==> flow/design.v <==
module flip_flop(output reg Q, output Q_n, input D, input Clr, Clk, Enable, input CE);
	assign Q_n = ~Q;
	always @ (posedge Clk, negedge Clr)
		 if(!Clr) Q <= 1'b0;
		 else if(CE & Enable) Q <= D;
endmodule
module flip_flop_t(output reg Q, output Q_n, input T, input Clr, Clk, Enable, input CE, Rst_n);
	assign Q_n = ~Q;
	always @ (posedge Clk, negedge Rst_n)
		 if(!Rst_n) Q <= 1'b0;
		 else if(!Clr) Q <= 1'b0;
		 else if(CE & Enable & T) Q <= ~Q;
		 else Q <= Q;
endmodule
module register_2bits(output reg [1:0] Q, output [1:0] Q_n, input [1:0] D, input Clr, Clk, Enable, input CE, Rst_n);
	assign Q_n = ~Q;
	always @ (posedge Clk, negedge Rst_n)
		 if(!Rst_n) Q <= 2'b00;
		 else if(!Clr) Q <= 2'b00;
		 else if(CE & Enable) Q <= D;
endmodule
module register_13bits(output reg [12:0] Q, output [12:0] Q_n, input [12:0] D, input Clr, Clk, Enable, input CE, Rst_n);
	assign Q_n = ~Q;
	always @ (posedge Clk, negedge Rst_n)
		 if(!Rst_n) Q <= 13'b0000000000000;
		 else if(!Clr) Q <= 13'b0000000000000;
		 else if(CE & Enable) Q <= D;
endmodule
module counter_0_1(output reg COUNT, input IN_0, input LD, Up, Clr, Clk, Enable, input CE, Rst_n);
	always @ (posedge Clk, negedge Rst_n)
		if (~Rst_n) COUNT <= 1'b0;
		else if (~Clr) COUNT <= 1'b0;
		else if (CE & LD & Enable) begin
			COUNT <= IN_0;
		end
		else if (CE & Up & Enable) begin
			COUNT <= COUNT + 1'b1;
		end
endmodule
module counter_0_2(output reg [1:0] COUNT, input IN_1, IN_0, input LD, Up, Clr, Clk, Enable, input CE, Rst_n);
	always @ (posedge Clk, negedge Rst_n)
		if (~Rst_n) COUNT <= 2'b00;
		else if (~Clr) COUNT <= 2'b00;
		else if (CE & LD & Enable) begin
			COUNT[0] <= IN_0;
			COUNT[1] <= IN_1;
		end
		else if (CE & Up & Enable) begin
			if(COUNT==2'b10) COUNT <= 2'b00;
			else COUNT <= COUNT + 2'b01;
		end
endmodule
module counter_0_3(output reg [1:0] COUNT, input IN_1, IN_0, input LD, Up, Clr, Clk, Enable, input CE, Rst_n);
	always @ (posedge Clk, negedge Rst_n)
		if (~Rst_n) COUNT <= 2'b00;
		else if (~Clr) COUNT <= 2'b00;
		else if (CE & LD & Enable) begin
			COUNT[0] <= IN_0;
			COUNT[1] <= IN_1;
		end
		else if (CE & Up & Enable) begin
			if(COUNT==2'b11) COUNT <= 2'b00;
			else COUNT <= COUNT + 2'b01;
		end
endmodule
module counter_0_3_display(output reg [1:0] COUNT, input IN_1, IN_0, input LD, Up, Clr, Clk, Enable, input CE, Rst_n);
	always @ (posedge Clk, negedge Rst_n)
		if (~Rst_n) COUNT <= 2'b00;
		else if (~Clr) COUNT <= 2'b00;
		else if (CE & LD & Enable) begin
			COUNT[0] <= IN_0;
			COUNT[1] <= IN_1;
		end
		else if (CE & Up & Enable) begin
			if(COUNT==2'b11) COUNT <= 2'b00;
			else COUNT <= COUNT + 2'b01;
		end
endmodule
module counter_0_5(output reg [2:0] COUNT, input IN_2, IN_1, IN_0, input LD, Up, Clr, Clk, Enable, input CE, Rst_n);
	always @ (posedge Clk, negedge Rst_n)
		if (~Rst_n) COUNT <= 3'b000;
		else if (~Clr) COUNT <= 3'b000;
		else if (CE & LD & Enable) begin
			COUNT[0] <= IN_0;
			COUNT[1] <= IN_1;
			COUNT[2] <= IN_2;
		end
		else if (CE & Up & Enable) begin
			if(COUNT==3'b101) COUNT <= 3'b000;
			else COUNT <= COUNT + 3'b001;
		end
endmodule
module counter_0_6(output reg [2:0] COUNT, input IN_2, IN_1, IN_0, input LD, Up, Clr, Clk, Enable, input CE, Rst_n);
	always @ (posedge Clk, negedge Rst_n)
		if (~Rst_n) COUNT <= 3'b000;
		else if (~Clr) COUNT <= 3'b000;
		else if (CE & LD & Enable) begin
			COUNT[0] <= IN_0;
			COUNT[1] <= IN_1;
			COUNT[2] <= IN_2;
		end
		else if (CE & Up & Enable) begin
			if(COUNT==3'b110) COUNT <= 3'b000;
			else COUNT <= COUNT + 3'b001;
		end
endmodule
module counter_0_9(output reg [3:0] COUNT, input IN_3, IN_2, IN_1, IN_0, input LD, Up, Clr, Clk, Enable, input CE, Rst_n);
	always @ (posedge Clk, negedge Rst_n)
		if (~Rst_n) COUNT <= 4'b0000;
		else if (~Clr) COUNT <= 4'b0000;
		else if (CE & LD & Enable) begin
			COUNT[0] <= IN_0;
			COUNT[1] <= IN_1;
			COUNT[2] <= IN_2;
			COUNT[3] <= IN_3;
		end
		else if (CE & Up & Enable) begin
			if(COUNT==4'b1001) COUNT <= 4'b0000;
			else COUNT <= COUNT + 4'b0001;
		end
endmodule
module counter_0_23(output reg [4:0] COUNT, input IN_4, IN_3, IN_2, IN_1, IN_0, input LD, Up, Clr, Clk, Enable, input CE, Rst_n);
	always @ (posedge Clk, negedge Rst_n)
		if (~Rst_n) COUNT <= 5'b00000;
		else if (~Clr) COUNT <= 5'b00000;
		else if (CE & LD & Enable) begin
			COUNT[0] <= IN_0;
			COUNT[1] <= IN_1;
			COUNT[2] <= IN_2;
			COUNT[3] <= IN_3;
			COUNT[4] <= IN_4;
		end
		else if (CE & Up & Enable) begin
			if(COUNT==5'b10111) COUNT <= 5'b00000;
			else COUNT <= COUNT + 5'b00001;
		end
endmodule
module counter_16bits(output reg [15:0] COUNT, input Clr, Clk, CE, Rst_n);
	always @ (posedge Clk, negedge Rst_n)
		if (~Rst_n) COUNT <= 16'b0000000000000000;
		else if (~Clr) COUNT <= 16'b0000000000000000;
		else if (CE) COUNT <= COUNT + 16'b0000000000000001;
endmodule
module frequency_converter(output Y,input clock,input reset);
	reg elapsed;
	reg [25:0] state;
	always @(posedge clock, negedge reset)
		if (reset == 0) state <= 0;
		else if (state == 7) state <= 0;
		else state <= state + 1;
	always @(state)
		if (state == 7) elapsed = 1;
		else elapsed = 0;
	assign Y = elapsed;
endmodule
module frequency_converter_display(output Y,input clock,input reset, input CE);
	reg elapsed;
	reg [25:0] state;
	always @(posedge clock, negedge reset)
		if (reset == 0) state <= 0;
		else if (~CE) state <= state;
		else if (state == 250) state <= 0;
		else state <= state + 1;
	always @(state)
		if (state == 250) elapsed = 1;
		else elapsed = 0;
	assign Y = elapsed;
endmodule
module decoder_4bits(output reg [3:0] Y, input [1:0] S, input enable);
	always @ (S, enable)
		begin		
			if(enable)
				case(S)
					2'b00: Y = 4'b0001;
					2'b01: Y = 4'b0010;
					2'b10: Y = 4'b0100;
					2'b11: Y = 4'b1000;
				endcase
			else
				Y = 4'b0000;
		end
endmodule
module decoder_8bits(output reg [7:0] Y, input [2:0] S, input enable);
	always @ (S, enable)
		begin		
			if(enable)
				case(S)
					3'b000: Y = 8'b00000001;
					3'b001: Y = 8'b00000010;
					3'b010: Y = 8'b00000100;
					3'b011: Y = 8'b00001000;
					3'b100: Y = 8'b00010000;
					3'b101: Y = 8'b00100000;
					3'b110: Y = 8'b01000000;
					3'b111: Y = 8'b10000000;
				endcase
			else
				Y = 8'b00000000;
		end
endmodule
module hour_decoder(output reg A, AM_PM, output reg [3:0] B, input [4:0] H);
	always @ (H)
		begin
			A <= (~H[4] & ~H[3] & ~H[2] & ~H[1] & ~H[0]) | (H[3] & ~H[2] & H[1]) | (H[4] & H[2] & H[1]) | (H[3] & H[2] & ~H[1] & ~H[0]);
			B[3] <= (H[3] & ~H[2] & ~H[1]) | (H[4] & H[2] & ~H[1]);
			B[2] <= (H[4] & ~H[2]) | (~H[4] & ~H[3] & H[2]);
			B[1] <= (~H[4] & ~H[3] & ~H[2] & ~H[1] & ~H[0]) | (~H[3] & ~H[2] & H[1]) | (~H[4] & H[2] & H[1]) + (H[3] & H[2] & ~H[1] & ~H[0]);
			B[0] <= H[0];
			AM_PM <= (~H[4] & ~H[3]) | (~H[4] & ~H[2]);
		end
endmodule
module segment_7_dec (output reg [6:0] display, input [3:0] bcd, input enable);
always @* begin
	if(enable) begin
  		case(bcd)
  		4'b0000: display = 7'b1111110;
  		4'b0001: display = 7'b0110000;
  		4'b0010: display = 7'b1101101;
  		4'b0011: display = 7'b1111001;
  		4'b0100: display = 7'b0110011;
  		4'b0101: display = 7'b1011011;
  		4'b0110: display = 7'b1011111;
  		4'b0111: display = 7'b1110000;
  		4'b1000: display = 7'b1111111;
  		4'b1001: display = 7'b1111011;
  		4'b1010: display = 7'b1110111;
  		4'b1011: display = 7'b0011111;
  		4'b1100: display = 7'b1001110;
  		4'b1101: display = 7'b0111101;
  		4'b1110: display = 7'b1001111;
  		4'b1111: display = 7'b1000111;
  		default: display = 7'b0000000; 
  		endcase
  	end
  	else display = 7'b0000000;
end
endmodule
module mux_2x1_12bits(output reg [11:0] Y, input S, input [11:0] I1, I0);
	always @ (S, I1, I0)
		if(S) Y = I1;
		else Y = I0;
endmodule
module mux_2x1_13bits(output reg [12:0] Y, input S, input [12:0] I1, I0);
	always @ (S, I1, I0)
		if(S) Y = I1;
		else Y = I0;
endmodule
module mux_2x1_16bits(output reg [15:0] Y, input S, input [15:0] I1, I0);
	always @ (S, I1, I0)
		if(S) Y = I1;
		else Y = I0;
endmodule
module mux_4x1_7bits(output reg[6:0] Y, input[1:0] S, input[6:0] I3, I2, I1, I0);
	always @ (S, I3, I2, I1, I0)
		if(S[1] && S[0]) Y = I3;
		else if(S[1]) Y = I2;
		else if(S[0]) Y = I1;
		else Y = I0;
endmodule
module mux_4x1_8bits(output reg[7:0] Y, input[1:0] S, input[7:0] I3, I2, I1, I0);
	always @ (S, I3, I2, I1, I0)
		if(S[1] && S[0]) Y = I3;
		else if(S[1]) Y = I2;
		else if(S[0]) Y = I1;
		else Y = I0;
endmodule
module mux_4x1_13bits(output reg[12:0] Y, input[1:0] S, input[12:0] I3, I2, I1, I0);
	always @ (S, I3, I2, I1, I0)
		if(S[1] && S[0]) Y = I3;
		else if(S[1]) Y = I2;
		else if(S[0]) Y = I1;
		else Y = I0;
endmodule
module mux_8x1_13bits(output [12:0] Y, input [2:0] S, input[12:0] I7, I6, I5, I4, I3, I2, I1, I0);
	wire [1:0] S_2;
	assign S_2[1] = S[1];
	assign S_2[0] = S[0];
	wire [12:0] A1;
	wire [12:0] A2;
	mux_4x1_13bits mux1 (A1, S_2, I3, I2, I1, I0);
	mux_4x1_13bits mux2 (A2, S_2, I7, I6, I5, I4);
	mux_2x1_13bits mux3 (Y, S[2], A2, A1);
endmodule
module comparator_13bits(output reg EQ, input wire [12:0] A, input wire [12:0] B);
	always @* begin
    	if (A==B) begin
        	EQ <= 1'b1;
    	end
      	else begin
        	EQ <= 1'b0;
      	end
    end
endmodule
module comparators_module( output AA, input [2:0] CD, input [12:0] CT, Q_r6, Q_r5, Q_r4, Q_r3, Q_r2, Q_r1, Q_r0);
	wire [12:0] mux_out;
	mux_8x1_13bits mux1 (mux_out, CD, Q_r6, Q_r6, Q_r5, Q_r4, Q_r3, Q_r2, Q_r1, Q_r0);			
	comparator_13bits comp1 (AA, CT, mux_out);
endmodule
module blinker(output reg B1, output reg [2:0] E, input [1:0] CW, CW1, S, input BLINK);
	always @* begin
		B1 <= (S[1] & S[0]) & ~CW[1];
		E[2] <= (S[1] & BLINK) & ((~S[0]) & CW1[1] & (~CW1[0]) | (S[0] & (~CW[1]) & (~CW[0])));
		E[1] <= (BLINK | (~S[1]) | S[0] | CW1[1] | (~CW1[0])) & (BLINK | (~S[1]) | (~S[0]) | CW[1] | (~CW[0])) & (BLINK + (~S[1]) | (~S[0]) | (~CW[1]) | (~CW[0]));
		E[0] <= (BLINK | (~S[1]) | S[0] | CW1[1] | (CW1[0])) & ((~S[1]) | (~S[0]) | CW[1] | (~CW[0])) &  ((~S[1]) | (~S[0]) | CW[1] | CW[0]) & (BLINK + (~S[1]) | (~S[0]) | (~CW[1]) | CW[0]);
	end
endmodule
module control_unit_1(output reg LD_DAY_TIME, LD_O_F, SS0, INCR, UPC, Clear, SS1, Load, Clear_St, Load_SS, input Next, SetTime, Up, SetAlarm, Count, SetDay, AlarmSet, Clk, Reset, CE);
	wire A, A_neg, B, B_neg, C, C_neg, D, D_neg;
	supply1 Vcc;
	reg Da, Db, Dc, Dd;
	flip_flop flipflopA (A, A_neg, Da, Reset, Clk, Vcc, CE);
	flip_flop flipflopB (B, B_neg, Db, Reset, Clk, Vcc, CE);
	flip_flop flipflopC (C, C_neg, Dc, Reset, Clk, Vcc, CE);
	flip_flop flipflopD (D, D_neg, Dd, Reset, Clk, Vcc, CE);
	always @* begin
		Da <= (A_neg & B_neg & D) | (~Next & ~Count & A_neg & C & D_neg) | ((A & B & C_neg) & (Up | (~Up & AlarmSet & SetDay)) | (SetAlarm & A & B & D) | (A & B & C_neg & D) | (Up & A_neg & B & C_neg & D_neg));
		Db = (A_neg & ((~SetTime) | B | D_neg)) | (A & (B_neg | (C_neg & ( Up | ((~Up)&(~AlarmSet)) | ((~Up)& (~SetDay) & AlarmSet) | D))));
		Dc <= (A_neg & C_neg & Next) | ((A_neg & C)&(Next | (~Next) & (~Count))) | (A_neg & B_neg & D) | (A_neg & C & D);
		Dd <= (A_neg & B_neg & D) | (A_neg & B & C_neg & Next) | (A & B & C) | (A_neg & B & C_neg & D_neg);
		SS0 <= A & B_neg & C_neg & D;
		SS1 <= (A & B_neg & D) | (A_neg & B_neg & C_neg & D_neg);
		INCR <= A & B & C_neg & D;
		Clear <= A_neg & B_neg & C_neg & D_neg;
		UPC <= A_neg & B & C & D;
		Load <= A & B & C & D_neg;
		LD_DAY_TIME <= A & B_neg & C & D;
		Clear_St <= A & B & C & D;
		Load_SS <= (A_neg & B_neg & C_neg & D_neg) | (A_neg & B_neg & C_neg & D) | (A & B_neg & D);
		LD_O_F <= A & B_neg & C_neg;
	end
endmodule
module control_unit_2(output reg EN_SNZ, EN_STOP, Sound, input C0, CS0, AA, Snooze, Stop, Mute, Clk, Reset, CE);
	wire A, A_neg, B, B_neg, C, C_neg;
	supply1 Vcc;
	reg Da, Db, Dc;
	flip_flop flipflopA (A, A_neg, Da, Reset, Clk, Vcc, CE);
	flip_flop flipflopB (B, B_neg, Db, Reset, Clk, Vcc, CE);
	flip_flop flipflopC (C, C_neg, Dc, Reset, Clk, Vcc, CE);
	always @* begin
		Da <= (~Stop & C) | (Snooze & A & B) | (~CS0 & A & B_neg) | (A & C);
		Db <= (~C0 & A_neg & B) | (A_neg & C);
		Dc <= (~Mute & AA & A_neg & B_neg & C_neg) | (CS0 & A & C_neg) | (A & B);
		Sound <= (A_neg & B_neg & C) | (A & B & C_neg);
		EN_SNZ <= A & B_neg & C;
		EN_STOP <= A_neg & B_neg & C;
	end
endmodule
module circuit(output [1:0] CW1, CW, S, output reg AlarmSet, SetDay, CS0, C0, LD_R, LD_CT, LD_TIME, Count, TOF, ID, IH, IM , input Load, CClr, UPC, SS0, SS1, Load_SS, INCR, EN_SNZ, EN_STOP, Clk, CE, Rst_n);
	supply1 Vcc;
	supply0 Gnd;
	wire [1:0] S_neg;
	wire [15:0] clock_out;
	wire [15:0] clock_out_2;
	wire and_out_1;
	wire and_out_2;
	and (and_out_1, clock_out[15],clock_out[14],clock_out[13],~clock_out[12],clock_out[11],~clock_out[10],clock_out[9],~clock_out[8],~clock_out[7],clock_out[6],clock_out[5],~clock_out[4], ~clock_out[3], ~clock_out[2], ~clock_out[1], ~clock_out[0]);
	and (and_out_2, clock_out_2[9], clock_out_2[8], clock_out_2[7], clock_out_2[6], clock_out_2[5], (~clock_out_2[4]), clock_out_2[3], (~clock_out_2[2]), (~clock_out_2[1]), (~clock_out_2[0]));
	wire [1:0] reg_out;
	register_2bits reg_SS (reg_out, S_neg, {SS1,SS0}, Vcc, Clk , Load_SS, CE, Rst_n);	
	assign S = reg_out;
	counter_0_3 counter_SA (CW, Gnd, Gnd, Gnd, Vcc, (~CClr), Clk, (UPC & S[1] & S[0]), CE, Rst_n);
	counter_0_2 counter_ST (CW1, Gnd, Gnd, Gnd, Vcc, (~CClr), Clk, (UPC & S[1] & (~S[0])), CE, Rst_n);
	counter_16bits counter_snz (clock_out, (~(EN_SNZ | CClr)) , Clk, CE, Rst_n);
	counter_16bits counter_stop (clock_out_2, (~(EN_STOP | CClr)), Clk, CE, Rst_n);
	always @* begin
		CS0 <= clock_out[10];
		C0 <= clock_out_2[9];
		SetDay <= S[1] & S[0] & ~CW[1] & ~CW[0];
		TOF <= S[1] & S[0] & ~CW[1] & CW[0] & INCR;
		ID <= (S[1] & INCR) & ((~S[0] & CW1[1] & ~CW1[0]) | (S[0] & ~CW[1] & ~CW[0]));
		IH <= (S[1] & INCR) & ((~S[0] & ~CW1[1] & CW1[0]) | (S[0] & CW[1] & CW[0]));
		IM <= (S[1] & INCR) & ((~S[0] & ~CW1[1] & ~CW1[0]) | (S[0] & CW[1] & ~CW[0]));
		Count <= (CW1[1] | CW1[0] | CW[1] | CW[0]);
		LD_R <= (S[1] & S[0] & Load);
		LD_CT <= (S[1] & ~S[0] & Load);
		AlarmSet <= (S[1] & S[0]);
		LD_TIME <= (S[1] & S[0] & UPC & ~CW[1] & CW[0]);
	end
endmodule
module registers_module(output [12:0] Q_r6, Q_r5, Q_r4, Q_r3, Q_r2, Q_r1, Q_r0, input [2:0] STO, input [12:0] data, input Clr, Clk, LD_R, input CE, Rst_n);
		supply1 Vcc;
		wire [7:0] RE;
		decoder_8bits decoder (RE, STO, Vcc);
		wire [12:0] Q_nr0;
		register_13bits r0 (Q_r0, Q_nr0, data, ~Clr, Clk, LD_R & RE[0], CE, Rst_n);
		wire [12:0] Q_nr1;
		register_13bits r1 (Q_r1, Q_nr1, data, ~Clr, Clk, LD_R & RE[1], CE, Rst_n);
		wire [12:0] Q_nr2;
		register_13bits r2 (Q_r2, Q_nr2, data, ~Clr, Clk, LD_R & RE[2], CE, Rst_n);
		wire [12:0] Q_nr3;
		register_13bits r3 (Q_r3, Q_nr3, data, ~Clr, Clk, LD_R & RE[3], CE, Rst_n);
		wire [12:0] Q_nr4;
		register_13bits r4 (Q_r4, Q_nr4, data, ~Clr, Clk, LD_R & RE[4], CE, Rst_n);
		wire [12:0] Q_nr5;
		register_13bits r5 (Q_r5, Q_nr5, data, ~Clr, Clk, LD_R & RE[5], CE, Rst_n);
		wire [12:0] Q_nr6;
		register_13bits r6 (Q_r6, Q_nr6, data, ~Clr, Clk, LD_R & RE[6], CE, Rst_n);
endmodule
module current_time_module(output [14:0] CTO, input [14:0] CTI, input LD_CT, Clr_CT, Clk, EN_CT, input CE, Rst_n);
	supply1 Vcc;
	wire [15:0] clock_out;
	wire and_out_1;
	and (and_out_1, clock_out[9], clock_out[8], clock_out[7], clock_out[6], clock_out[5], (~clock_out[4]), clock_out[3], (~clock_out[2]), (~clock_out[1]), (~clock_out[0]));
	wire and_out_1_temp;
	and (and_out_1_temp, clock_out[9], clock_out[8], clock_out[7], clock_out[6], clock_out[5], (~clock_out[4]), ~clock_out[3], clock_out[2], clock_out[1], clock_out[0]);
	wire count_16_clr;
	or(count_16_clr, LD_CT, Clr_CT, and_out_1);
	counter_16bits clock (clock_out, ~count_16_clr, Clk, CE, Rst_n);
	wire or_clk_1;
	or (or_clk_1, and_out_1_temp, LD_CT);
	wire [3:0] min_out_1;
	counter_0_9 min_1 (min_out_1, CTI[3], CTI[2], CTI[1], CTI[0], LD_CT, Vcc, ~Clr_CT, Clk, or_clk_1, CE, Rst_n);
	wire and_out_2;
	wire min_out_1_neg_3, min_out_1_neg_2, min_out_1_neg_1, min_out_1_neg_0;
	not (min_out_1_neg_3, min_out_1[3]);
	not (min_out_1_neg_2, min_out_1[2]);
	not (min_out_1_neg_1, min_out_1[1]);
	not (min_out_1_neg_0, min_out_1[0]);
	and (and_out_2, min_out_1[3], min_out_1_neg_2, min_out_1_neg_1, min_out_1[0], and_out_1_temp);
	wire or_clk_2;
	or (or_clk_2, and_out_2, LD_CT);
	wire [2:0] min_out_2;
	counter_0_5 min_2 (min_out_2, CTI[6], CTI[5], CTI[4], LD_CT, Vcc, ~Clr_CT, Clk, or_clk_2, CE, Rst_n);
	wire and_out_3;
	wire min_out_2_neg_2, min_out_2_neg_1, min_out_2_neg_0;
	not (min_out_2_neg_2, min_out_2[2]);
	not (min_out_2_neg_1, min_out_2[1]);
	not (min_out_2_neg_0, min_out_2[0]);
	and (and_out_3, min_out_2[2], min_out_2_neg_1, min_out_2[0], and_out_2);
	wire or_clk_3;
	or (or_clk_3, and_out_3, LD_CT);
	wire [4:0] hour_out;
	counter_0_23 hour (hour_out, CTI[11], CTI[10], CTI[9], CTI[8], CTI[7], LD_CT, Vcc, ~Clr_CT, Clk, or_clk_3, CE, Rst_n);
	wire and_out_4;
	wire hour_out_neg_4, hour_out_neg_3, hour_out_neg_2, hour_out_neg_1, hour_out_neg_0;
	not (hour_out_neg_4, hour_out[4]);
	not (hour_out_neg_3, hour_out[3]);
	not (hour_out_neg_2, hour_out[2]);
	not (hour_out_neg_1, hour_out[1]);
	not (hour_out_neg_0, hour_out[0]);
	and (and_out_4, hour_out[4], hour_out_neg_3,hour_out[2], hour_out[1], hour_out[0], and_out_3);
	wire or_clk_4;
	or (or_clk_4, and_out_4, LD_CT);
	wire [2:0] days_out;
	counter_0_6 days (days_out, CTI[14], CTI[13], CTI[12], LD_CT, Vcc, ~Clr_CT, Clk, or_clk_4, CE, Rst_n);
	assign CTO[0] = min_out_1[0];
	assign CTO[1] = min_out_1[1];
	assign CTO[2] = min_out_1[2];
	assign CTO[3] = min_out_1[3];
	assign CTO[4] = min_out_2[0];
	assign CTO[5] = min_out_2[1];
	assign CTO[6] = min_out_2[2];
	assign CTO[7] = hour_out[0];
	assign CTO[8] = hour_out[1];
	assign CTO[9] = hour_out[2];
	assign CTO[10] = hour_out[3];
	assign CTO[11] = hour_out[4];
	assign CTO[12] = days_out[0];
	assign CTO[13] = days_out[1];
	assign CTO[14] = days_out[2];	
endmodule
module set_time_module(output [15:0] STO, input [14:0] CTI, input [12:0] Q_r6, Q_r5, Q_r4, Q_r3, Q_r2, Q_r1, Q_r0, input CLEAR, TOF, S0, LD_ID, CLEAR_ST, LD_DAY, LD_TIME, EN_ST, IH, IM, LD_O_F, Clk, input CE, Rst_n);
	wire [12:0] mux_out;
	mux_8x1_13bits mux1 (mux_out, STO[14:12], Q_r6, Q_r6, Q_r5, Q_r4, Q_r3, Q_r2, Q_r1, Q_r0);
	wire [11:0] mux_2_out;
	mux_2x1_12bits mux2 (mux_2_out, S0, mux_out[11:0], CTI[11:0]);
	supply1 Vcc;
	wire on_off_out;
	counter_0_1 counter_on_off(on_off_out, mux_out[12],  LD_O_F, Vcc, (~CLEAR), Clk, (LD_O_F | TOF), CE, Rst_n);
	assign STO[15] = on_off_out;
	wire or_t_d;
	or (or_t_d, LD_TIME, LD_DAY);
	wire or_clear_clr_st;
	or (or_clear_clr_st, CLEAR, CLEAR_ST);
	wire or_clk_1;
	or (or_clk_1, or_t_d, IM);
	wire [3:0] min_out_1;
	counter_0_9 min_1 (min_out_1, mux_2_out[3], mux_2_out[2], mux_2_out[1], mux_2_out[0], or_t_d, Vcc, (~or_clear_clr_st), Clk, or_clk_1, CE, Rst_n);
	assign STO[3:0] = min_out_1[3:0];
	wire and_out_2;
	wire min_out_1_neg_3, min_out_1_neg_2, min_out_1_neg_1, min_out_1_neg_0;
	not (min_out_1_neg_3, min_out_1[3]);
	not (min_out_1_neg_2, min_out_1[2]);
	not (min_out_1_neg_1, min_out_1[1]);
	not (min_out_1_neg_0, min_out_1[0]);
	and (and_out_2, min_out_1[3], min_out_1_neg_2, min_out_1_neg_1, min_out_1[0], IM);
	wire or_clk_2;
	or (or_clk_2, or_t_d, and_out_2);
	wire [2:0] min_out_2;
	counter_0_5 min_2 (min_out_2, mux_2_out[6], mux_2_out[5], mux_2_out[4], or_t_d, Vcc, (~or_clear_clr_st), Clk, or_clk_2, CE, Rst_n);
	assign STO[6:4] = min_out_2[2:0];
	wire clock_hour;
	or (clock_hour, or_t_d, IH);
	wire [4:0] hour_out;
	counter_0_23 hour (hour_out, mux_2_out[11], mux_2_out[10], mux_2_out[9], mux_2_out[8], mux_2_out[7], or_t_d, Vcc, (~or_clear_clr_st), Clk, clock_hour, CE, Rst_n);
	assign STO[11:7] = hour_out[4:0];
	wire clock_day;
	or (clock_day, LD_ID, LD_DAY);
	wire [2:0] days_out;
	counter_0_6 days (days_out, CTI[14], CTI[13], CTI[12], LD_DAY, Vcc,  (~or_clear_clr_st), Clk, clock_day, CE, Rst_n);
	assign STO[14:12] = days_out[2:0];
endmodule
module display_module(output [6:0] out3, out2, out1, out0, days, output AM, PM, DBlink, input [1:0] S, CW, CW1, input [14:0] CT, input [15:0] ST,  input Clr, Clk, CE, Rst_n);
	supply1 Vcc;
	wire conv_out;
	frequency_converter_display conv (conv_out, Clk, Rst_n, CE);
	wire BLINK, toogle_out_neg;
	flip_flop_t toggle(BLINK, toogle_out_neg, conv_out, (~Clr), Clk, Vcc, CE, Rst_n);
	wire B1;
	wire [2:0] E;
	blinker blink(B1, E, CW, CW1, S, BLINK);
	assign DBlink = E[2];
	wire [15:0] mux_out;
	mux_2x1_16bits mux1 (mux_out, S[1], ST, {CT[14],CT});		
	wire [7:0] DEC_OUT;
	decoder_8bits decoder (DEC_OUT, mux_out[14:12], Vcc);
	assign days = DEC_OUT[6:0];	
	wire A, AM_PM;
	wire [3:0] B;
	hour_decoder hour_dec(A, AM_PM, B, mux_out[11:7]);
	assign AM = AM_PM;
	assign PM = ~AM_PM;
	wire [6:0] out_1_temp;
	segment_7_dec segment_7_1 (out_1_temp, {1'b0, mux_out[6:4]}, E[0]);
	assign out1 = out_1_temp;
	wire [6:0] out_0_temp;
	segment_7_dec segment_7_0 (out_0_temp, mux_out[3:0], E[0]);
	assign out0 = out_0_temp;
	wire [7:0] activate, deactivate;
	assign activate = 8'b10101100;
	assign deactivate = 8'b11011110;
	wire [7:0] mux_hours_out;
	mux_4x1_8bits mux_hour (mux_hours_out, {B1, mux_out[15]}, activate, deactivate, {3'b000, A, B[3:0]}, {3'b000, A, B[3:0]});
	wire [6:0] out_3_temp;
	segment_7_dec segment_7_3 (out_3_temp, mux_hours_out[7:4], E[1]);
	assign out3 = out_3_temp;
	wire [6:0] out_2_temp;
	segment_7_dec segment_7_2 (out_2_temp, mux_hours_out[3:0], E[1]);
	assign out2 = out_2_temp;
endmodule
module datapath(output [6:0] display, days, output [3:0] segment, output am, pm, dblink, Sound, Vcc_out, input Next, Up, SetTime, SetAlarm, Snooze, Stop, Mute, Clr, Clk_sys);
	supply1 Vcc;
	supply0 Gnd;
	assign Vcc_out = Vcc;
	wire Clk, tick;
	assign Clk = Clk_sys;
	frequency_converter conv (tick, Clk_sys, Clr);
	wire [6:0] hours1, hours0, mins1, mins0;
	wire LD_DAY_TIME, LD_O_F, SS0, INCR, UPC, Clear, SS1, Load, Clear_St, Load_SS;
	wire Count, SetDay, AlarmSet;
	control_unit_1 cu1(LD_DAY_TIME, LD_O_F, SS0, INCR, UPC, Clear, SS1, Load, Clear_St, Load_SS, Next, SetTime, Up, SetAlarm, Count, SetDay, AlarmSet, Clk, Clr, tick);
	wire EN_SNZ, EN_STOP;
	wire C0, CS0, AA;
	control_unit_2 cu2(EN_SNZ, EN_STOP, Sound, C0, CS0, AA, Snooze, Stop, Mute, Clk, Clr, tick);
	wire [1:0] CW1, CW, S;
	wire LD_R, LD_CT, LD_TIME, TOF, ID, IH, IM;
	circuit cir (CW1, CW, S, AlarmSet, SetDay, CS0, C0, LD_R, LD_CT, LD_TIME, Count, TOF, ID, IH, IM, Load, Clear, UPC, SS0, SS1, Load_SS, INCR, EN_SNZ, EN_STOP, Clk, tick, Clr);
	wire [12:0] Q_r0, Q_r1, Q_r2, Q_r3, Q_r4, Q_r5, Q_r6;
	wire [15:0] STO;
	registers_module reg_module (Q_r6, Q_r5, Q_r4, Q_r3, Q_r2, Q_r1, Q_r0, STO[14:12], {STO[15], STO[11:0]}, Clear, Clk, LD_R, tick, Clr);	
	wire [14:0] CTO;
	comparators_module comp_module (AA, CTO[14:12], {1'b1,CTO[11:0]} , Q_r6, Q_r5, Q_r4, Q_r3, Q_r2, Q_r1, Q_r0);
	current_time_module ct_module (CTO, STO[14:0], LD_CT, Clear, Clk, Vcc, tick, Clr);	
	supply1 EN_ST;
	set_time_module set_time(STO, CTO, Q_r6, Q_r5, Q_r4, Q_r3, Q_r2, Q_r1, Q_r0, Clear, TOF, S[0], ID, Clear_St, LD_DAY_TIME, LD_TIME, EN_ST, IH, IM, LD_O_F, Clk, tick, Clr);
	wire [6:0] days_temp;
	display_module display_mod(hours1, hours0, mins1, mins0, days_temp, am, pm, dblink, S, CW, CW1, CTO, STO, Clear, Clk, tick, Clr);
	assign days[0] =  days_temp[0] & (~dblink);
	assign days[1] =  days_temp[1] & (~dblink);
	assign days[2] =  days_temp[2] & (~dblink);
	assign days[3] =  days_temp[3] & (~dblink);
	assign days[4] =  days_temp[4] & (~dblink);
	assign days[5] =  days_temp[5] & (~dblink);
	assign days[6] =  days_temp[6] & (~dblink);
	wire[1:0] count_out;
	counter_0_3_display counter (count_out, Vcc, Vcc, Gnd, Vcc, Vcc, Clk, Vcc, tick, Clr);
	wire[3:0] dec_out;
	decoder_4bits dec_display(dec_out, count_out, Vcc);
	assign segment = ~dec_out;
	wire[6:0] mux_display_o;
	mux_4x1_7bits mux_display(mux_display_o, count_out, hours1, hours0, mins1, mins0);
	assign display = ~mux_display_o;
endmodule
Subject: tool reports on datapath

Hi,

Step by step through the tools: datapath
Tool output for the design above before and after an edit, in the order of the flow.
Lines under "unedited" count in the file above, lines under "edited" in the edited file.
"change" is "edited" less "unedited", of the values as shown; "rel. change" is that difference over "unedited", in percent.
Library cell names are shortened.
Not given: -

set-up
  design top = datapath
  clock port = Clk_sys
  library = sky130hd
  library corner = tt_025C_1v80

Edit of the RTL
The edit as a unified diff against the file above.
This change comes from a script, not from a designer. The edited design behaves differently; no optimisation was intended.

begin of diff
@@ -302,5 +302,5 @@
 		E[2] <= (S[1] & BLINK) & ((~S[0]) & CW1[1] & (~CW1[0]) | (S[0] & (~CW[1]) & (~CW[0])));
 		E[1] <= (BLINK | (~S[1]) | S[0] | CW1[1] | (~CW1[0])) & (BLINK | (~S[1]) | (~S[0]) | CW[1] | (~CW[0])) & (BLINK + (~S[1]) | (~S[0]) | (~CW[1]) | (~CW[0]));
-		E[0] <= (BLINK | (~S[1]) | S[0] | CW1[1] | (CW1[0])) & ((~S[1]) | (~S[0]) | CW[1] | (~CW[0])) &  ((~S[1]) | (~S[0]) | CW[1] | CW[0]) & (BLINK + (~S[1]) | (~S[0]) | (~CW[1]) | CW[0]);
+		E[0] <= ((BLINK | (~S[1]) | S[0]) ^ CW1[1] | (CW1[0])) & ((~S[1]) | (~S[0]) | CW[1] | (~CW[0])) &  ((~S[1]) | (~S[0]) | CW[1] | CW[0]) & (BLINK + (~S[1]) | (~S[0]) | (~CW[1]) | CW[0]);
 	end
 endmodule
end of diff

Elaborated design
Yosys after proc, flatten, opt, wreduce and memory -nomap, before mapping. Memory bits, and registers merged into a memory's read port (data or address), are not among the register bits. Print and check cells are not counted. Equal cells are merged and count once.
Memory sizes are those after Yosys's memory passes, which may raise the word count (mostly to a power of two), join words into wider ones and drop unused or constant bits.

operators by class
  what                        unedited  edited  change  rel. change (%)
  divide/modulo/power cells   0         0       0       -
  multiply operators          0         0       0       -
  $lt $le $gt $ge             0         0       0       -
  eq/ne operators             16        16      0       0.00
  reduce/logical cells        27        27      0       0.00
  shift-type cells            0         0       0       -
  bitwise gates (word level)  319       320     +1      +0.31
  muxes and demuxes           190       190     0       0.00
  add/subtract/negate cells   19        19      0       0.00

operator list
  cell                                                       unedited  edited  change  rel. change (%)
  1-bit bitwise XOR                                          0         1       +1      -
  1-bit AND                                                  200       200     0       0.00
  1-bit 2-to-1 mux                                           142       142     0       0.00
  1-bit bitwise OR                                           75        75      0       0.00
  1-bit NOT                                                  42        42      0       0.00
  13-bit 2-to-1 mux                                          28        28      0       0.00
  2-bit nonzero test                                         13        13      0       0.00
  3-bit nonzero test                                         9         9       0       0.00
  16-bit 2-to-1 mux                                          7         7       0       0.00
  7-bit 2-to-1 mux                                           7         7       0       0.00
  3-bit by 1-bit adder with 3-bit output with constant B     4         4       0       0.00
  2-bit == test with constant B                              4         4       0       0.00
  3-bit == test with constant B                              4         4       0       0.00
  1-bit logical AND                                          4         4       0       0.00
  16-bit by 1-bit adder with 16-bit output with constant B   3         3       0       0.00
  2-bit by 1-bit adder with 2-bit output with constant B     3         3       0       0.00
  1-bit adder                                                2         2       0       0.00
  26-bit by 1-bit adder with 26-bit output with constant B   2         2       0       0.00
  4-bit by 1-bit adder with 4-bit output with constant B     2         2       0       0.00
  5-bit by 1-bit adder with 5-bit output with constant B     2         2       0       0.00
  4-bit == test with constant B                              2         2       0       0.00
  5-bit == test with constant B                              2         2       0       0.00
  26-bit 2-to-1 mux                                          2         2       0       0.00
  8-bit 2-to-1 mux                                           2         2       0       0.00
  1-bit adder with constant B                                1         1       0       0.00
  13-bit == test                                             1         1       0       0.00
  2-bit by 1-bit == test with 1-bit output with constant B   1         1       0       0.00
  26-bit by 3-bit == test with 1-bit output with constant B  1         1       0       0.00

Not every row of either side is listed.

storage and ports
  what                             unedited  edited  change  rel. change (%)
  word width x clocked read ports  0         0       0       -
  latch bits                       0         0       0       -
  memories                         6         6       0       0.00
  bits in read-only memories       576       576     0       0.00
  register bits after elaboration  238       238     0       0.00
  RAM bits                         0         0       0       -
  input bits                       9         9       0       0.00
  word-level cells                 610       611     +1      +0.16
  output and inout port bits       23        23      0       0.00

memory list
  what                                          unedited                                                              edited
  shape (words x width / read and write ports)  16x7 r1 w0; 16x7 r1 w0; 16x7 r1 w0; 16x7 r1 w0; 8x8 r1 w0; 8x8 r1 w0  16x7 r1 w0; 16x7 r1 w0; 16x7 r1 w0; 16x7 r1 w0; 8x8 r1 w0; 8x8 r1 w0

Longest topological paths
Yosys ltp: most cells in a row. Word level: on the elaborated netlist, between registers, memories and ports. Mapped: between sequential cells and ports; inverters and the memories' decode and read muxes count.

depth
  what                           unedited  edited  change  rel. change (%)
  depth after elaboration        17        17      0       0.00
  ABC_AREA                       0         0       -       -
  gate-level depth with buffers  15        14      -1      -6.67
  mapped depth without buffers   12        12      0       0.00

After synthesis
The flow's flattened synthesis, as Yosys stat reports it; memories are mapped. The netlist is that of the ABC_AREA named above (0 if unset); the other value can give another one.

cell types
  type      unedited  edited  change  rel. change (%)
  mux2i_1   159       176     +17     +10.69
  clkbuf_1  79        64      -15     -18.99
  nand3_1   42        57      +15     +35.71
  o21ai_0   78        65      -13     -16.67
  nor3_1    35        23      -12     -34.29
  a31oi_1   19        8       -11     -57.89
  a21oi_1   69        61      -8      -11.59
  mux2_2    27        19      -8      -29.63
  nor2_1    202       195     -7      -3.47
  and3_1    23        30      +7      +30.43
  o31ai_1   17        10      -7      -41.18
  nand4_1   31        25      -6      -19.35
  o22ai_1   7         13      +6      +85.71
  a211oi_1  22        17      -5      -22.73
  mux4_2    22        17      -5      -22.73
  nor2b_1   9         14      +5      +55.56
  xnor2_1   44        48      +4      +9.09
  nor4_1    18        14      -4      -22.22

Not every row of either side is listed.

synthesis totals
  what                     unedited  edited    change  rel. change (%)
  synthesis area (sq um)   14,129.8  14,104.8  -25.0   -0.18
  buffers                  117       107       -10     -8.55
  cells in the netlist     1,531     1,507     -24     -1.57
  sequential area (sq um)  5,530.3   5,530.3   0.0     0.00
  flip-flop cells          221       221       0       0.00

The figures by module come from a second, unflattened synthesis with its own total; it is not the netlist above.

unflattened totals
  what                                             unedited  edited    change  rel. change (%)
  cell total of the unflattened synthesis          1,835     1,835     0       0.00
  area total of the unflattened synthesis (sq um)  17,898.4  17,913.4  +15.0   +0.08

Rows give one instance, submodules left out.

by module, unedited
  module                       cells  seq. area (sq um)  times used  area (sq um)
  register_13bits              72     325.3              7           665.6
  counter_16bits               81     400.4              3           815.8
  frequency_converter_display  133    650.6              1           1,366.3
  mux_4x1_13bits               15     0.0                4           320.3
  frequency_converter          112    650.6              1           1,223.7
  segment_7_dec                40     0.0                4           280.3
  counter_0_23                 37     125.1              2           337.8
  counter_0_9                  35     100.1              2           294.0
  counter_0_5                  25     75.1               2           241.5
  counter_0_6                  24     75.1               2           217.7
  mux_2x1_13bits               14     0.0                2           195.2
  flip_flop                    4      25.0               7           47.5
  control_unit_1               41     0.0                1           256.5
  mux_2x1_16bits               18     0.0                1           249.0

unedited: Modules not listed: 23.

by module, edited
  module                       cells  seq. area (sq um)  times used  area (sq um)
  register_13bits              72     325.3              7           665.6
  counter_16bits               81     400.4              3           815.8
  frequency_converter_display  133    650.6              1           1,366.3
  mux_4x1_13bits               15     0.0                4           320.3
  frequency_converter          112    650.6              1           1,223.7
  segment_7_dec                40     0.0                4           280.3
  counter_0_23                 37     125.1              2           337.8
  counter_0_9                  35     100.1              2           294.0
  counter_0_5                  25     75.1               2           241.5
  counter_0_6                  24     75.1               2           217.7
  mux_2x1_13bits               14     0.0                2           195.2
  flip_flop                    4      25.0               7           47.5
  control_unit_1               41     0.0                1           256.5
  mux_2x1_16bits               18     0.0                1           249.0

edited: Modules not listed: 23.

Path before layout
OpenSTA on the mapped netlist: ideal clock, no wires. The path of least setup slack (recovery checks aside). Input and output delay are each 20% of the period. Register names are those of the netlist, which keeps one name where synthesis merged equal registers.

timing path post-synthesis
  what                               unedited                  edited                    change  rel. change (%)
  kind                               flip-flop to output port  flip-flop to output port  -       -
  from                               reg cir.reg_SS.Q[1]       reg cir.reg_SS.Q[1]       -       -
  to                                 out display[3]            out display[3]            -       -
  stages                             16                        13                        -3      -18.75
  period (ns)                        20.0                      20.0                      0.0     0.00
  external output delay (ns)         4.000                     4.000                     0.000   0.00
  buffers on the path                3                         2                         -1      -33.33
  launch time at the first pin (ns)  0.000                     0.000                     0.000   -
  arrival (ns)                       3.193                     2.858                     -0.335  -10.49
  required time (ns)                 16.000                    16.000                    0.000   0.00
  slack (ns)                         12.807                    13.142                    +0.335  -
  delay of the path (ns)             3.193                     2.858                     -0.335  -10.49
  synthesis period reached (ns)      7.193                     6.858                     -0.335  -4.66

"delay of the path" = arrival - input delay + setup time.
At an output port there is no setup time.
"stages": output pins that drive a net of the path, with the launching flip-flop's if there is one; two outputs of one cell count as two.
"synthesis period reached" is the clock period less the worst setup slack; recovery checks do not enter. This is arithmetic on one report: input and output delays are still those of the set period (20% each).
The rows between start and end are the longest chain of elaborated cells between them; the timing report does not say that the signal goes this way. Where chains are equally long, one stands for them.
A line is the first line of the expression or statement that the cell stems from. Yosys adds cells for indexed reads and writes and turns some case tables into memories.
The chain passes a memory read, where the word-level depth is cut; so it can be longer than that depth.
At most two assigning lines are given for a register; there are more.

on the way, post-synthesis, unedited
  path through = dfrtp_1 buf_2 buf_2 buf_2 mux2_2 nor2_1 nand2_1 a21oi_1 a31oi_1 mux2_2 ha_1 nor2_1 a31oi_1 o21ai_0 a2111oi_0 o41ai_1
  length of the longest elaborated chain = 15
  elaborated cells on any way between the ends = 73
  classes of those cells = 2 x add/sub; 10 x mux; 56 x logic; 1 x reduce/logical; 4 x memory

ends and longest elaborated chain, post-synthesis, unedited
  what                           RTL line  source
  start: declaration             15        module register_2bits(output reg [1:0] Q, output [1:0] Q_n, input [1:0] D, input Clr, Clk, Enable, input CE, R ...
  start: assignment              18        if(!Rst_n) Q <= 2'b00;
  start: assignment              19        else if(!Clr) Q <= 2'b00;
  16-bit 2-to-1 mux              250       if(S) Y = I1;
  1-bit NOT                      207       B[1] <= (~H[4] & ~H[3] & ~H[2] & ~H[1] & ~H[0]) | (~H[3] & ~H[2] & H[1]) | (~H[4] & H[2] & H[1]) + (H[3] & H[2 ...
  1-bit AND (4 in a row)         207
  1-bit bitwise OR (2 in a row)  207
  8-bit 2-to-1 mux               263       else if(S[1]) Y = I2;
  8-bit 2-to-1 mux               262       if(S[1] && S[0]) Y = I3;
  memory 16 x 7 bit              215       case(bcd)
  7-bit 2-to-1 mux               214       if(enable) begin
  7-bit 2-to-1 mux               256       else if(S[1]) Y = I2;
  7-bit 2-to-1 mux               255       if(S[1] && S[0]) Y = I3;
  7-bit NOT                      582       assign display = ~mux_display_o;
  end: declaration               541       module datapath(output [6:0] display, days, output [3:0] segment, output am, pm, dblink, Sound, Vcc_out, input ...

on the way, post-synthesis, edited
  path through = dfrtp_1 buf_4 buf_2 mux2_2 mux2i_1 nand2_1 a21boi_0 inv_1 ha_1 a21oi_1 o21ai_0 a32o_1 a22oi_1
  length of the longest elaborated chain = 15
  elaborated cells on any way between the ends = 74
  classes of those cells = 2 x add/sub; 10 x mux; 57 x logic; 1 x reduce/logical; 4 x memory

ends and longest elaborated chain, post-synthesis, edited
  what                           RTL line  source
  start: declaration             15        module register_2bits(output reg [1:0] Q, output [1:0] Q_n, input [1:0] D, input Clr, Clk, Enable, input CE, R ...
  start: assignment              18        if(!Rst_n) Q <= 2'b00;
  start: assignment              19        else if(!Clr) Q <= 2'b00;
  16-bit 2-to-1 mux              250       if(S) Y = I1;
  1-bit NOT                      207       B[1] <= (~H[4] & ~H[3] & ~H[2] & ~H[1] & ~H[0]) | (~H[3] & ~H[2] & H[1]) | (~H[4] & H[2] & H[1]) + (H[3] & H[2 ...
  1-bit AND (4 in a row)         207
  1-bit bitwise OR (2 in a row)  207
  8-bit 2-to-1 mux               263       else if(S[1]) Y = I2;
  8-bit 2-to-1 mux               262       if(S[1] && S[0]) Y = I3;
  memory 16 x 7 bit              215       case(bcd)
  7-bit 2-to-1 mux               214       if(enable) begin
  7-bit 2-to-1 mux               256       else if(S[1]) Y = I2;
  7-bit 2-to-1 mux               255       if(S[1] && S[0]) Y = I3;
  7-bit NOT                      582       assign display = ~mux_display_o;
  end: declaration               541       module datapath(output [6:0] display, days, output [3:0] segment, output am, pm, dblink, Sound, Vcc_out, input ...

Path in the finished layout
From the final timing report of each run of pair 1: the path of least setup slack in the routed layout; clock arrival at registers is part of the times.

timing path after layout
  what                               unedited                  edited                    change  rel. change (%)
  kind                               flip-flop to output port  flip-flop to output port  -       -
  from                               reg cir.reg_SS.Q[1]       reg cir.reg_SS.Q[1]       -       -
  to                                 out display[3]            out display[1]            -       -
  period (ns)                        8.42                      8.42                      0.00    0.00
  stages                             15                        13                        -2      -13.33
  required time (ns)                 6.74                      6.74                      0.00    0.00
  slack (ns)                         2.41                      2.29                      -0.12   -
  external output delay (ns)         1.68                      1.68                      0.00    0.00
  arrival (ns)                       4.32                      4.45                      +0.13   +3.01
  buffers on the path                2                         2                         0       0.00
  launch time at the first pin (ns)  0.52                      0.56                      +0.04   +7.69

The rows between start and end are the longest chain of elaborated cells between them; the timing report does not say that the signal goes this way. Where chains are equally long, one stands for them.
The chain passes a memory read, where the word-level depth is cut; so it can be longer than that depth.
At most two assigning lines are given for a register; there are more.

on the way, after layout, unedited
  path through = dfrtp_2 buf_4 mux2_2 nor2_1 nand2_1 a21oi_1 a31oi_1 mux2_2 ha_1 nor2_1 a31oi_1 o21ai_0 a2111oi_0 o41ai_1 clkdlybuf4s50_1
  length of the longest elaborated chain = 15
  elaborated cells on any way between the ends = 73
  classes of those cells = 2 x add/sub; 10 x mux; 56 x logic; 1 x reduce/logical; 4 x memory

ends and longest elaborated chain, after layout, unedited
  what                           RTL line  source
  start: declaration             15        module register_2bits(output reg [1:0] Q, output [1:0] Q_n, input [1:0] D, input Clr, Clk, Enable, input CE, R ...
  start: assignment              18        if(!Rst_n) Q <= 2'b00;
  start: assignment              19        else if(!Clr) Q <= 2'b00;
  16-bit 2-to-1 mux              250       if(S) Y = I1;
  1-bit NOT                      207       B[1] <= (~H[4] & ~H[3] & ~H[2] & ~H[1] & ~H[0]) | (~H[3] & ~H[2] & H[1]) | (~H[4] & H[2] & H[1]) + (H[3] & H[2 ...
  1-bit AND (4 in a row)         207
  1-bit bitwise OR (2 in a row)  207
  8-bit 2-to-1 mux               263       else if(S[1]) Y = I2;
  8-bit 2-to-1 mux               262       if(S[1] && S[0]) Y = I3;
  memory 16 x 7 bit              215       case(bcd)
  7-bit 2-to-1 mux               214       if(enable) begin
  7-bit 2-to-1 mux               256       else if(S[1]) Y = I2;
  7-bit 2-to-1 mux               255       if(S[1] && S[0]) Y = I3;
  7-bit NOT                      582       assign display = ~mux_display_o;
  end: declaration               541       module datapath(output [6:0] display, days, output [3:0] segment, output am, pm, dblink, Sound, Vcc_out, input ...

on the way, after layout, edited
  path through = dfrtp_1 buf_4 mux2i_1 nand3_1 o21ai_0 a21oi_1 a21boi_0 inv_1 ha_1 mux2_2 a221oi_1 o22ai_1 clkdlybuf4s50_1
  length of the longest elaborated chain = 15
  elaborated cells on any way between the ends = 74
  classes of those cells = 2 x add/sub; 10 x mux; 57 x logic; 1 x reduce/logical; 4 x memory

ends and longest elaborated chain, after layout, edited
  what                           RTL line  source
  start: declaration             15        module register_2bits(output reg [1:0] Q, output [1:0] Q_n, input [1:0] D, input Clr, Clk, Enable, input CE, R ...
  start: assignment              18        if(!Rst_n) Q <= 2'b00;
  start: assignment              19        else if(!Clr) Q <= 2'b00;
  16-bit 2-to-1 mux              250       if(S) Y = I1;
  1-bit NOT                      207       B[1] <= (~H[4] & ~H[3] & ~H[2] & ~H[1] & ~H[0]) | (~H[3] & ~H[2] & H[1]) | (~H[4] & H[2] & H[1]) + (H[3] & H[2 ...
  1-bit AND (4 in a row)         207
  1-bit bitwise OR (2 in a row)  207
  8-bit 2-to-1 mux               263       else if(S[1]) Y = I2;
  8-bit 2-to-1 mux               262       if(S[1] && S[0]) Y = I3;
  memory 16 x 7 bit              215       case(bcd)
  7-bit 2-to-1 mux               214       if(enable) begin
  7-bit 2-to-1 mux               256       else if(S[1]) Y = I2;
  7-bit 2-to-1 mux               255       if(S[1] && S[0]) Y = I3;
  7-bit NOT                      582       assign display = ~mux_display_o;
  end: declaration               541       module datapath(output [6:0] display, days, output [3:0] segment, output am, pm, dblink, Sound, Vcc_out, input ...

Measured runs
Both versions went through the flow (Yosys, OpenROAD) with the same settings in each pair. Constraints: input delay and output delay 20% of the set period each, output load 0.01 pF.

flow settings, pair 1
  CORE_UTILIZATION = 40
  period_ns = 8.42
  CAP_MARGIN = 20
  CORE_MARGIN = 2
  SLEW_MARGIN = 20

measured results, pair 1
  what                                      unedited  edited    change  rel. change (%)
  total power after layout (mW)             4.021     3.695     -0.326  -8.11
  cell area after synthesis (sq um)         14,129.8  14,104.8  -25.0   -0.18
  setup slack of the worst path (ns)        2.413     2.288     -0.125  -
  reached clock period (ns)                 6.007     6.132     +0.125  +2.08
  worst-case hold slack (ns)                0.480     0.472     -0.008  -
  standard-cell area after routing (sq um)  15,508.6  15,631.2  +122.6  +0.79
  setup total negative slack (ns)           0.000     0.000     0.000   -
  full die area (sq um)                     36,844.8  36,779.6  -65.2   -0.18

flow settings, pair 2
  CELL_PAD_IN_SITES_DETAIL_PLACEMENT = 0
  CORE_UTILIZATION = 46
  GPL_ROUTABILITY_DRIVEN = 0
  PLACE_DENSITY = 0.54
  SLEW_MARGIN = 0
  period_ns = 7.59
  CAP_MARGIN = 20
  CORE_MARGIN = 2

measured results, pair 2
  what                                      unedited  edited    change  rel. change (%)
  total power after layout (mW)             4.716     4.075     -0.641  -13.59
  cell area after synthesis (sq um)         14,129.8  14,104.8  -25.0   -0.18
  setup slack of the worst path (ns)        1.521     1.381     -0.140  -
  reached clock period (ns)                 6.069     6.209     +0.140  +2.31
  worst-case hold slack (ns)                0.472     0.475     +0.003  -
  standard-cell area after routing (sq um)  15,685.0  15,523.6  -161.4  -1.03
  setup total negative slack (ns)           0.000     0.000     0.000   -
  full die area (sq um)                     32,134.1  32,078.6  -55.5   -0.17

"reached clock period" = clock period - worst setup slack. The figure is calculated, with input and output delays left at 20% of the set period.
"total power after layout": no workload was simulated; the value follows from the tool's default switching activity.

Regards
